==> flow/design.v <==
module modQ(clock, rst, start, inp, done, b_mod_out);
parameter n = 25;
input clock;
input rst;
input start;
input [n-1:0] inp;               
output reg done;
output reg [11:0] b_mod_out;
localparam [n-1:0] Q = 25'd3329;
reg busy;
reg [n-1:0] b;
wire [n-1:0] inp_capture = inp[n-1] == 1'b0 ? inp : ~inp + 1'b1;
reg  [4:0] r_shift;
reg  [9:0] temp_val;
always @(*)
begin
    if(inp_capture <= 25'd6912)
        begin r_shift = 5'd12; temp_val = 10'd2; end
    else if(inp_capture < 25'd51067)
        begin r_shift = 5'd13; temp_val = 10'd3; end
    else if(inp_capture < 25'd1025410)
        begin r_shift = 5'd14; temp_val = 10'd5; end
    else if(inp_capture < 25'd7575243)
        begin r_shift = 5'd15; temp_val = 10'd10; end
    else
        begin r_shift = 5'd19; temp_val = 10'd158; end
end
wire [n-1:0] s_val = (inp_capture >> r_shift) * temp_val;
wire [n-1:0] sQ    = s_val * Q;
wire [n-1:0] b_val = inp[n-1] == 1'b1 ? inp + sQ : inp - sQ;
always @(posedge clock)
begin
    if(rst)
        begin
        busy <= 1'b0;
        done <= 1'b0;
        end
    else
        begin
        done <= 1'b0;
        if(start)
            begin
            b <= b_val;
            busy <= 1'b1;
            end
        else if(busy)
            begin
            if(b[n-1])
                b <= b + Q;
            else if(b >= Q)
                b <= b - Q;
            else
                begin
                b_mod_out <= b[11:0];
                busy <= 1'b0;
                done <= 1'b1;
                end
            end
        end
end
endmodule
module jmod(clock, rst, start, j, t, jmod_out, ack);
parameter n = 4;
input clock;
input rst;
input start;
input [n:0] j;
input [n:0] t;
output reg [n:0] jmod_out;
output reg ack;
reg busy;
reg [n:0] w3;    
always @(posedge clock)
begin
    if(rst)
        begin
        busy <= 1'b0;
        ack <= 1'b0;
        end
    else
        begin
        ack <= 1'b0;
        if(start)
            begin
            w3 <= j - t;
            busy <= 1'b1;
            end
        else if(busy)
            begin
            if(w3[n])
                begin
                jmod_out <= w3 + t;
                busy <= 1'b0;
                ack <= 1'b1;
                end
            else
                w3 <= w3 - t;
            end
        end
end
endmodule
module index_GEN(j, t, i, jmod, tprev, index1, index2);
input [4:0] j;
input [4:0] t;
input [4:0] i;
input [4:0] jmod;
input [4:0] tprev;
output [4:0] index1;
output [4:0] index2;
wire [4:0] w1 = t - j;
wire w5 = w1[3] | ~(|w1);
wire w8 = |(i - 5'd2);
wire [4:0] w10 = w8 ? (jmod + tprev) : (j * 2);
assign index1 = w5 ? w10 : j;
assign index2 = index1 + t;
endmodule
module TW_gen(clock, rst, start, j, i, N, tw_ack, TW_out);
input clock;
input rst;
input start;
input [4:0] j;
input [4:0] i;
input [4:0] N;
output tw_ack;
output [11:0] TW_out;
wire [4:0] sel;
wire sel_ack;
wire [4:0] w1 = j << i;
wire [4:0] w2 = N >> i;
jmod REDC(clock, rst, start, w1, w2, sel, sel_ack);
reg g_busy;
reg g_done;
reg [4:0] count;
reg [15:0] G;
always @(posedge clock)
begin
    if(rst)
        begin
        g_busy <= 1'b0;
        g_done <= 1'b0;
        end
    else
        begin
        g_done <= 1'b0;
        if(sel_ack)
            begin
            G <= 16'd1;
            count <= sel;
            g_busy <= 1'b1;
            end
        else if(g_busy)
            begin
            if(count == 5'd0)
                begin
                g_busy <= 1'b0;
                g_done <= 1'b1;
                end
            else
                begin
                G <= (G << 5) + (G << 3);    
                count <= count - 1'b1;
                end
            end
        end
end
modQ MOD1(clock, rst, g_done, {9'b0, G}, tw_ack, TW_out);
endmodule
module BUFunit(clock, rst, start, u_inp, v_inp, tw_inp, x1_out, x2_out, ack);
parameter n = 25;
input clock;
input rst;
input start;
input [11:0] u_inp;
input [11:0] v_inp;
input [11:0] tw_inp;
output [11:0] x1_out;
output [11:0] x2_out;
output ack;
reg [n-1:0] w1, w3;
reg go;
reg busy, have1, have2;
wire d1, d2;
wire [n-1:0] w2 = {13'b0, u_inp} - {13'b0, v_inp};
always @(posedge clock)
begin
    if(start)
        begin
        w1 <= {13'b0, u_inp} + {13'b0, v_inp};
        w3 <= w2 * {13'b0, tw_inp};
        end
end
modQ MOD1(clock, rst, go, w1, d1, x1_out);
modQ MOD2(clock, rst, go, w3, d2, x2_out);
assign ack = busy & (have1 | d1) & (have2 | d2);
always @(posedge clock)
begin
    if(rst)
        begin
        go <= 1'b0;
        busy <= 1'b0;
        have1 <= 1'b0;
        have2 <= 1'b0;
        end
    else
        begin
        go <= start;
        if(go)
            begin
            busy <= 1'b1;
            have1 <= 1'b0;
            have2 <= 1'b0;
            end
        else if(ack)
            busy <= 1'b0;
        else
            begin
            if(d1) have1 <= 1'b1;
            if(d2) have2 <= 1'b1;
            end
        end
end
endmodule
module dualPortMemory(clock, load, load_data, rd_en, wr_en, addr1, addr2,
                      data_in1, data_in2, data_out1, data_out2, mem_flat);
input clock;
input load;
input [95:0] load_data;
input rd_en;
input wr_en;
input [2:0] addr1;
input [2:0] addr2;
input [11:0] data_in1;
input [11:0] data_in2;
output reg [11:0] data_out1;
output reg [11:0] data_out2;
output [95:0] mem_flat;
reg [11:0] NTT_RAM [0:7];
genvar g;
generate
    for(g = 0; g < 8; g = g + 1)
    begin : flat
        assign mem_flat[12*g +: 12] = NTT_RAM[g];
    end
endgenerate
integer k;
always @(posedge clock)
begin
    if(load)
        begin
        for(k = 0; k < 8; k = k + 1)
            NTT_RAM[k] <= load_data[12*k +: 12];
        end
    else if(wr_en)
        begin
        NTT_RAM[addr1] <= data_in1;
        NTT_RAM[addr2] <= data_in2;
        end
    if(rd_en)
        begin
        data_out1 <= NTT_RAM[addr1];
        data_out2 <= NTT_RAM[addr2];
        end
end
endmodule
module NTT_Controller(clock, rst, in_valid, in_ready, out_valid, load,
                      i, j, N, t, tprev, start1, idx_ack, start2, tw_ack,
                      start3, buf_ack, rd_en, wr_en);
parameter n = 5;
input clock;
input rst;
input in_valid;
output in_ready;
output out_valid;
output load;
output reg [n-1:0] i;
output reg [n-1:0] j;
output [n-1:0] N;
output reg [n-1:0] t;
output reg [n-1:0] tprev;
output start1;
input idx_ack;
output start2;
input tw_ack;
output start3;
input buf_ack;
output rd_en;
output wr_en;
localparam S_IDLE  = 4'b0000;
localparam S_STAGE = 4'b1001;
localparam S_BFLY  = 4'b0001;
localparam S_IDX   = 4'b0010;
localparam S_READ  = 4'b0011;
localparam S_TW    = 4'b0100;
localparam S_BUF   = 4'b0101;
localparam S_WRITE = 4'b0110;
localparam S_NEXT  = 4'b1000;
localparam S_DONE  = 4'b1010;
reg [3:0] state;
assign N         = 5'd8;
assign in_ready  = (state == S_IDLE) | (state == S_DONE);
assign out_valid = (state == S_DONE);
assign load      = in_ready & in_valid;
assign start1    = (state == S_BFLY) & (j < 5'd4);
assign rd_en     = (state == S_READ);
assign start2    = (state == S_READ);
assign start3    = (state == S_TW) & tw_ack;
assign wr_en     = (state == S_WRITE);
always @(posedge clock)
begin
    if(rst)
        state <= S_IDLE;
    else
        case(state)
        S_IDLE, S_DONE:
            if(in_valid)
                begin
                i <= 5'd0;
                j <= 5'd0;
                t <= 5'd4;
                tprev <= 5'd0;
                state <= S_STAGE;
                end
            else
                state <= S_IDLE;
        S_STAGE:
            if(i < 5'd3)
                state <= S_BFLY;
            else
                state <= S_DONE;
        S_BFLY:
            if(j < 5'd4)
                state <= S_IDX;
            else
                state <= S_NEXT;
        S_IDX:
            if(idx_ack)
                state <= S_READ;
        S_READ:
            state <= S_TW;
        S_TW:
            if(tw_ack)
                state <= S_BUF;
        S_BUF:
            if(buf_ack)
                state <= S_WRITE;
        S_WRITE:
            begin
            j <= j + 1'b1;
            state <= S_BFLY;
            end
        S_NEXT:
            begin
            tprev <= t;
            t <= t >> 1;
            i <= i + 1'b1;
            j <= 5'd0;
            state <= S_STAGE;
            end
        default:
            state <= S_IDLE;
        endcase
end
endmodule
module NTT_8point(clock, rst, in_valid, in_ready, x_in, out_valid, y_out);
input clock;
input rst;
input in_valid;
output in_ready;
input [95:0] x_in;
output out_valid;
output [95:0] y_out;
wire [4:0] i, j, N, t, tprev;
wire load, start1, start2, start3, rd_en, wr_en;
wire idx_ack, tw_ack, buf_ack;
wire [4:0] jmod_out, index1, index2;
wire [11:0] u_inp, v_inp, TW_out, x1_out, x2_out;
wire [95:0] mem_flat;
NTT_Controller CON1(clock, rst, in_valid, in_ready, out_valid, load,
                    i, j, N, t, tprev, start1, idx_ack, start2, tw_ack,
                    start3, buf_ack, rd_en, wr_en);
jmod JMOD1(clock, rst, start1, j, t, jmod_out, idx_ack);
index_GEN BUFINDEX1(j, t, i, jmod_out, tprev, index1, index2);
dualPortMemory MEM1(clock, load, x_in, rd_en, wr_en, index1[2:0], index2[2:0],
                    x1_out, x2_out, u_inp, v_inp, mem_flat);
TW_gen TWIDDLE1(clock, rst, start2, j, i, N, tw_ack, TW_out);
BUFunit BUF1(clock, rst, start3, u_inp, v_inp, TW_out, x1_out, x2_out, buf_ack);
assign y_out[12*0 +: 12] = mem_flat[12*0 +: 12];
assign y_out[12*1 +: 12] = mem_flat[12*4 +: 12];
assign y_out[12*2 +: 12] = mem_flat[12*2 +: 12];
assign y_out[12*3 +: 12] = mem_flat[12*6 +: 12];
assign y_out[12*4 +: 12] = mem_flat[12*1 +: 12];
assign y_out[12*5 +: 12] = mem_flat[12*5 +: 12];
assign y_out[12*6 +: 12] = mem_flat[12*3 +: 12];
assign y_out[12*7 +: 12] = mem_flat[12*7 +: 12];
endmodule
## From RTL to reports: NTT_8point

Tool output for the design above, in the order of the flow.
Line numbers count from 1 in the design file above.
Operators: Yosys type, input widths -> output width; for muxes data width and select width s.
Cell names lack the library's common part.
The mark -- stands for no value.

- Top: NTT_8point
- Clock: clock
- Library: sky130hd
- Corner: tt_025C_1v80

## Word level

Source: Yosys, flattened and elaborated, memories not mapped. Widths are those after wreduce. Registers that Yosys merges into a memory's read port (data or address) are not register bits. Print and check cells do not count. Equal cells are merged and count once.
Memory sizes are those after Yosys's memory passes, which may raise the word count (mostly to a power of two), join words into wider ones and drop unused or constant bits.

- Register bits after elaboration: 238
- Bits in writable memories: 96
- Memory cells: 1
- Word-level cells: 304

Memories:

| memory | words | width | RTL line | text |
|---|---|---|---|---|
| MEM1.NTT_RAM | 8 | 12 | 237 | `reg [11:0] NTT_RAM [0:7];` |

- Add/subtract/negate cells: 29
- $mul: 7
- $lt $le $gt $ge: 17
- Eq/ne operators: 16
- Shifts and indexed selects: 5
- Muxes and demuxes: 114
- Bitwise operators: 30
- Reductions and logical operators: 45

Operators with widths:

| cell | number |
|---|---|
| $mul 25x12->25 const B | 3 |
| $mul 25x10->25 | 3 |
| $mux 25 | 16 |
| $mul 25x12->25 | 1 |
| $mux 12 | 12 |
| $mux 5 | 23 |
| $mux 8 | 12 |
| $add 25x12->25 const B | 3 |
| $sub 25x12->25 const B | 3 |
| $ge 25x12->1 const B | 3 |
| $add 25x1->25 const B | 2 |
| $le 25x13->1 const B | 2 |
| $lt 25x16->1 const B | 2 |
| $lt 25x20->1 const B | 2 |
| $lt 25x23->1 const B | 2 |
| $add 25x25->25 | 2 |
| $sub 25x25->25 | 2 |
| $shr 25x5->25 | 2 |
| $not 25->25 | 2 |
| $pmux 4 s9 | 1 |
| $mux 16 | 2 |
| $mux 1 | 32 |
| $reduce_and 3->1 | 9 |
| $sub 16x25->25 | 1 |
| $shr 16x5->25 | 1 |
| $sub 5x5->5 | 5 |
| $mux 4 | 6 |
| $lt 16x23->1 const B | 1 |

Not listed: further kinds 39, cells in them 108.

## Depth

Longest topological path by Yosys (ltp), each cell counted once; first at word level (registers and memories cut), then after technology mapping (sequential cells cut; the memories' decode and read muxes count).

- Word-level depth: 14
- ABC_AREA: 0
- Gate-level depth with buffers: 58
- Depth with buffers taken out: 55

## Mapped cells and area

Yosys stat after the flow's synthesis: flattened, memories mapped to cells. It holds for the ABC_AREA given above (unset counts as 0); a run with the other value may have another netlist.

- Cells in the netlist: 4010
- Chip area (Yosys): 37657.4 sq um
- Sequential area: 10009.6 sq um
- Flip-flops: 342
- Buffers: 216

Cells by type:

| cell type | number | area in all (sq um) |
|---|---|---|
| edfxtp_1 | 316 | 9.49E+03 |
| fa_1 | 275 | 5505.28 |
| ha_1 | 345 | 4316.64 |
| inv_1 | 502 | 1.88E+03 |
| xnor2_1 | 196 | 1.72E+03 |
| mux2i_1 | 138 | 1.38E+03 |
| nand2_1 | 364 | 1366.31 |
| o21ai_0 | 215 | 1.08E+03 |
| xor2_1 | 121 | 1.06E+03 |
| a21oi_1 | 191 | 955.917 |
| nor2_1 | 246 | 923.386 |
| clkbuf_1 | 172 | 645.619 |
| mux4_2 | 24 | 540.518 |
| dfxtp_1 | 26 | 520.499 |
| nor3_1 | 97 | 485.466 |
| mux2_2 | 43 | 484.214 |
| nand3_1 | 80 | 400.384 |
| a211oi_1 | 47 | 352.838 |

Not listed: further types 84, cells in them 612.
By module: a second synthesis without flattening, with its own total; a netlist apart from the flattened one above.

- Cell total of the unflattened synthesis: 6275
- Area (unflattened synthesis): 55311.8 sq um

Rows give one instance, submodules left out.

By module:

| module | times used | cells | area (sq um) | seq. area (sq um) |
|---|---|---|---|---|
| modQ | 3 | 1369 | 11389.7 | 1151.1 |
| BUFunit | 1 | 924 | 8459.4 | 1221.2 |
| dualPortMemory | 1 | 790 | 8020.2 | 3603.5 |
| jmod | 2 | 83 | 878.3 | 340.3 |
| TW_gen | 1 | 103 | 1124.8 | 490.5 |
| NTT_Controller | 1 | 103 | 1112.3 | 620.6 |
| index_GEN | 1 | 82 | 669.4 | 0.0 |
| NTT_8point | 1 | 0 | 0.0 | 0.0 |

## Timing after synthesis

OpenSTA on the mapped netlist: ideal clock, no wires. The path of least setup slack (recovery checks aside). Input and output delay are each 20% of the period. Register names are those of the netlist, which keeps one name where synthesis merged equal registers.

- Path kind: register to register
- From: reg BUF1.w3[1]
- To: reg BUF1.MOD2.b[24]
- Clock period: 12.0 ns
- Setup time: 0.270 ns
- Data arrival time: 12.211 ns
- Setup slack: -0.481 ns
- Delay of the path: 12.481 ns
- Driving pins on the path: 56
- Synthesis period reached: 12.481 ns

"delay of the path" is the arrival time less input delay plus setup time.
"driving pins on the path" counts driving pins, that of a launching flip-flop among them; a cell with two outputs on the path counts twice.
"synthesis period reached" is the clock period less the worst setup slack; recovery checks do not enter. This is arithmetic on one report: input and output delays are still those of the set period (20% each).
The rows between start and end are the longest chain of elaborated cells between them; the timing report does not say that the signal goes this way. Where chains are equally long, one stands for them.
Each line given opens the expression or statement behind the cell; cells for indexed reads and writes are added by Yosys, which also makes memories of some case tables.
At most two assigning lines are given for a register; there are more.

- Cells stage by stage: edfxtp_1 buf_2 inv_1 ha_1 or4b_1 buf_4 nor4_4 nand2_1 xnor2_1 o41a_1 o41a_1 a22oi_2 buf_6 mux2i_1 and2_1 a21oi_1 or2_2 fa_1 [20 not listed] o21bai_1 a2111o_1 and3_1 xor2_1 nor4_1 a21oi_1 xnor2_1 ha_1 nand2_1 nand2b_1 a21o_1 a21o_1 o41a_1 nand3_1 nand2_1 xnor2_1 xnor2_1 a21oi_1
- Length of the longest elaborated chain: 14
- Elaborated cells between the ends (all ways): 22

Ends and longest elaborated chain, post-synthesis:

| element | RTL line | text |
|---|---|---|
| start: declaration | 179 | `reg [n-1:0] w1, w3;` |
| start: assignment | 189 | `w3 <= w2 * {13'b0, tw_inp};` |
| $not 25->25 | 12 | `wire [n-1:0] inp_capture = inp[n-1] == 1'b0 ? inp : ~inp + 1'b1;` |
| $add 25x1->25 | 12 |  |
| $mux 25 | 12 |  |
| $lt 25x23->1 | 23 | `else if(inp_capture < 25'd7575243)` |
| $mux 5 | 23 |  |
| $mux 5 | 21 | `else if(inp_capture < 25'd1025410)` |
| $mux 5 | 19 | `else if(inp_capture < 25'd51067)` |
| $mux 5 | 17 | `if(inp_capture <= 25'd6912)` |
| $shr 25x5->25 | 28 | `wire [n-1:0] s_val = (inp_capture >> r_shift) * temp_val;` |
| $mul 25x10->25 | 28 |  |
| $mul 25x12->25 | 29 | `wire [n-1:0] sQ    = s_val * Q;` |
| $sub 25x25->25 | 30 | `wire [n-1:0] b_val = inp[n-1] == 1'b1 ? inp + sQ : inp - sQ;` |
| $mux 25 | 30 |  |
| $mux 25 | 41 | `if(start)` |
| end: assignment | 43 | `b <= b_val;` |
| end: assignment | 49 | `b <= b + Q;` |
| end: declaration | 11 | `reg [n-1:0] b;` |

## Path in the finished layout

Path of least setup slack in the final report of stored run 1 (OpenROAD, finished layout, wires in). Where an end is a register, its clock arrival counts in the times.

- Path kind: register to register
- From: reg BUF1.w3[3]
- To: reg BUF1.MOD2.b[24]
- Clock period: 12.8 ns
- Setup time: 0.26 ns
- Data arrival time: 11.95 ns
- Setup slack: 1.18 ns
- Driving pins on the path: 48

The rows between start and end are the longest chain of elaborated cells between them; the timing report does not say that the signal goes this way. Where chains are equally long, one stands for them.
At most two assigning lines are given for a register; there are more.

- Cells stage by stage: edfxtp_1 buf_4 or4_4 nor4_4 nand4_1 o21ai_1 a22oi_1 o41a_1 a22oi_2 mux2i_1 and2_4 a21oi_4 or2_4 fa_2 inv_2 fa_1 ha_1 inv_2 [12 not listed] ha_4 ha_4 or3_4 a31oi_4 nor2b_4 buf_4 mux2_4 nor4_4 a41oi_2 xnor2_1 ha_1 a21o_1 o41a_1 nand3_1 nand2_2 xnor2_2 xnor2_1 a21oi_1
- Length of the longest elaborated chain: 14
- Elaborated cells between the ends (all ways): 22

Ends and longest elaborated chain, post-layout:

| element | RTL line | text |
|---|---|---|
| start: declaration | 179 | `reg [n-1:0] w1, w3;` |
| start: assignment | 189 | `w3 <= w2 * {13'b0, tw_inp};` |
| $not 25->25 | 12 | `wire [n-1:0] inp_capture = inp[n-1] == 1'b0 ? inp : ~inp + 1'b1;` |
| $add 25x1->25 | 12 |  |
| $mux 25 | 12 |  |
| $lt 25x23->1 | 23 | `else if(inp_capture < 25'd7575243)` |
| $mux 5 | 23 |  |
| $mux 5 | 21 | `else if(inp_capture < 25'd1025410)` |
| $mux 5 | 19 | `else if(inp_capture < 25'd51067)` |
| $mux 5 | 17 | `if(inp_capture <= 25'd6912)` |
| $shr 25x5->25 | 28 | `wire [n-1:0] s_val = (inp_capture >> r_shift) * temp_val;` |
| $mul 25x10->25 | 28 |  |
| $mul 25x12->25 | 29 | `wire [n-1:0] sQ    = s_val * Q;` |
| $sub 25x25->25 | 30 | `wire [n-1:0] b_val = inp[n-1] == 1'b1 ? inp + sQ : inp - sQ;` |
| $mux 25 | 30 |  |
| $mux 25 | 41 | `if(start)` |
| end: assignment | 43 | `b <= b_val;` |
| end: assignment | 49 | `b <= b + Q;` |
| end: declaration | 11 | `reg [n-1:0] b;` |

# Flow runs of NTT_8point

Stored flow runs of NTT_8point (5 of them; Yosys, OpenROAD, sky130hd). They differ in their settings and are not a sequence. Constraints: input delay and output delay 20% of the set period each, output load 0.01 pF.
"achieved period" means the clock period less the worst setup slack. The figure is calculated, with input and output delays left at 20% of the set period.
"worst setup path time" = time allowed to the worst setup path (clock period - input delay - output delay, where it has them) - its slack; a late launch clock adds to it, a late capture clock takes from it.

### Stored run 1

Settings: `ABC_AREA=0`, `CAP_MARGIN=25`, `CELL_PAD_IN_SITES_GLOBAL_PLACEMENT=2`, `CORE_ASPECT_RATIO=0.78`, `CORE_MARGIN=6`, `CORE_UTILIZATION=45`, `CTS_CLUSTER_DIAMETER=395`, `GPL_ROUTABILITY_DRIVEN=0`, `GPL_TIMING_DRIVEN=1`, `HOLD_SLACK_MARGIN=0.27`, `MIN_ROUTING_LAYER=met2`, `PLACE_DENSITY_LB_ADDON=0.19`, `SETUP_SLACK_MARGIN=2.64`, `SLEW_MARGIN=35`, `TNS_END_PERCENT=100`, `period_ns=12.8`

- Yosys chip area after synthesis: 37657.4 sq um
- Achieved period: 11.623 ns
- Worst setup path time: 11.62 ns
- Critical path kind: register to register
- Final design utilization: 53.5 %
- Setup total negative slack: 0.000 ns
- Worst hold slack in the final report: 0.416 ns
- Die area: 90823.2 sq um
- Lowest setup slack: 1.177 ns

### Stored run 2

Settings: `CORE_UTILIZATION=40`, `period_ns=9.94`, `CAP_MARGIN=20`, `CORE_MARGIN=2`, `SLEW_MARGIN=20`

- Yosys chip area after synthesis: 37657.4 sq um
- Achieved period: 11.187 ns
- Worst setup path time: 11.19 ns
- Critical path kind: register to register
- Final design utilization: 49.0 %
- Setup total negative slack: -6.908 ns
- Worst hold slack in the final report: 0.441 ns
- Die area: 96612.2 sq um
- Lowest setup slack: -1.247 ns

### Stored run 3

Settings: `ABC_AREA=0`, `CAP_MARGIN=15`, `CELL_PAD_IN_SITES_GLOBAL_PLACEMENT=2`, `CORE_ASPECT_RATIO=0.78`, `CORE_MARGIN=6`, `CORE_UTILIZATION=45`, `CTS_CLUSTER_DIAMETER=395`, `GPL_ROUTABILITY_DRIVEN=0`, `GPL_TIMING_DRIVEN=0`, `HOLD_SLACK_MARGIN=0.27`, `MIN_ROUTING_LAYER=met2`, `PLACE_DENSITY_LB_ADDON=0.19`, `SETUP_SLACK_MARGIN=2.64`, `SLEW_MARGIN=35`, `TNS_END_PERCENT=15`, `period_ns=12.8`

- Yosys chip area after synthesis: 37657.4 sq um
- Achieved period: 12.077 ns
- Worst setup path time: 12.08 ns
- Critical path kind: register to register
- Final design utilization: 53.7 %
- Setup total negative slack: 0.000 ns
- Worst hold slack in the final report: 0.420 ns
- Die area: 90823.2 sq um
- Lowest setup slack: 0.723 ns

### Stored run 4

Settings: `CORE_UTILIZATION=40`, `SETUP_SLACK_MARGIN=1.86`, `period_ns=11.7`, `CAP_MARGIN=20`, `CORE_MARGIN=2`, `SLEW_MARGIN=20`

- Yosys chip area after synthesis: 37657.4 sq um
- Achieved period: 11.494 ns
- Worst setup path time: 11.49 ns
- Critical path kind: register to register
- Final design utilization: 47.8 %
- Setup total negative slack: 0.000 ns
- Worst hold slack in the final report: 0.425 ns
- Die area: 96612.2 sq um
- Lowest setup slack: 0.206 ns

### Stored run 5

Settings: `CAP_MARGIN=15`, `CELL_PAD_IN_SITES_GLOBAL_PLACEMENT=2`, `CORE_ASPECT_RATIO=0.94`, `CORE_UTILIZATION=40`, `CTS_CLUSTER_DIAMETER=201`, `CTS_CLUSTER_SIZE=41`, `GPL_ROUTABILITY_DRIVEN=0`, `GPL_TIMING_DRIVEN=0`, `MAX_ROUTING_LAYER=met4`, `PLACE_DENSITY=0.57`, `SETUP_SLACK_MARGIN=0.7`, `SLEW_MARGIN=15`, `period_ns=16.2`, `CORE_MARGIN=2`

- Yosys chip area after synthesis: 37657.4 sq um
- Achieved period: 14.502 ns
- Worst setup path time: 14.50 ns
- Critical path kind: register to register
- Final design utilization: 44.9 %
- Setup total negative slack: 0.000 ns
- Worst hold slack in the final report: 0.428 ns
- Die area: 96615.3 sq um
- Lowest setup slack: 1.698 ns
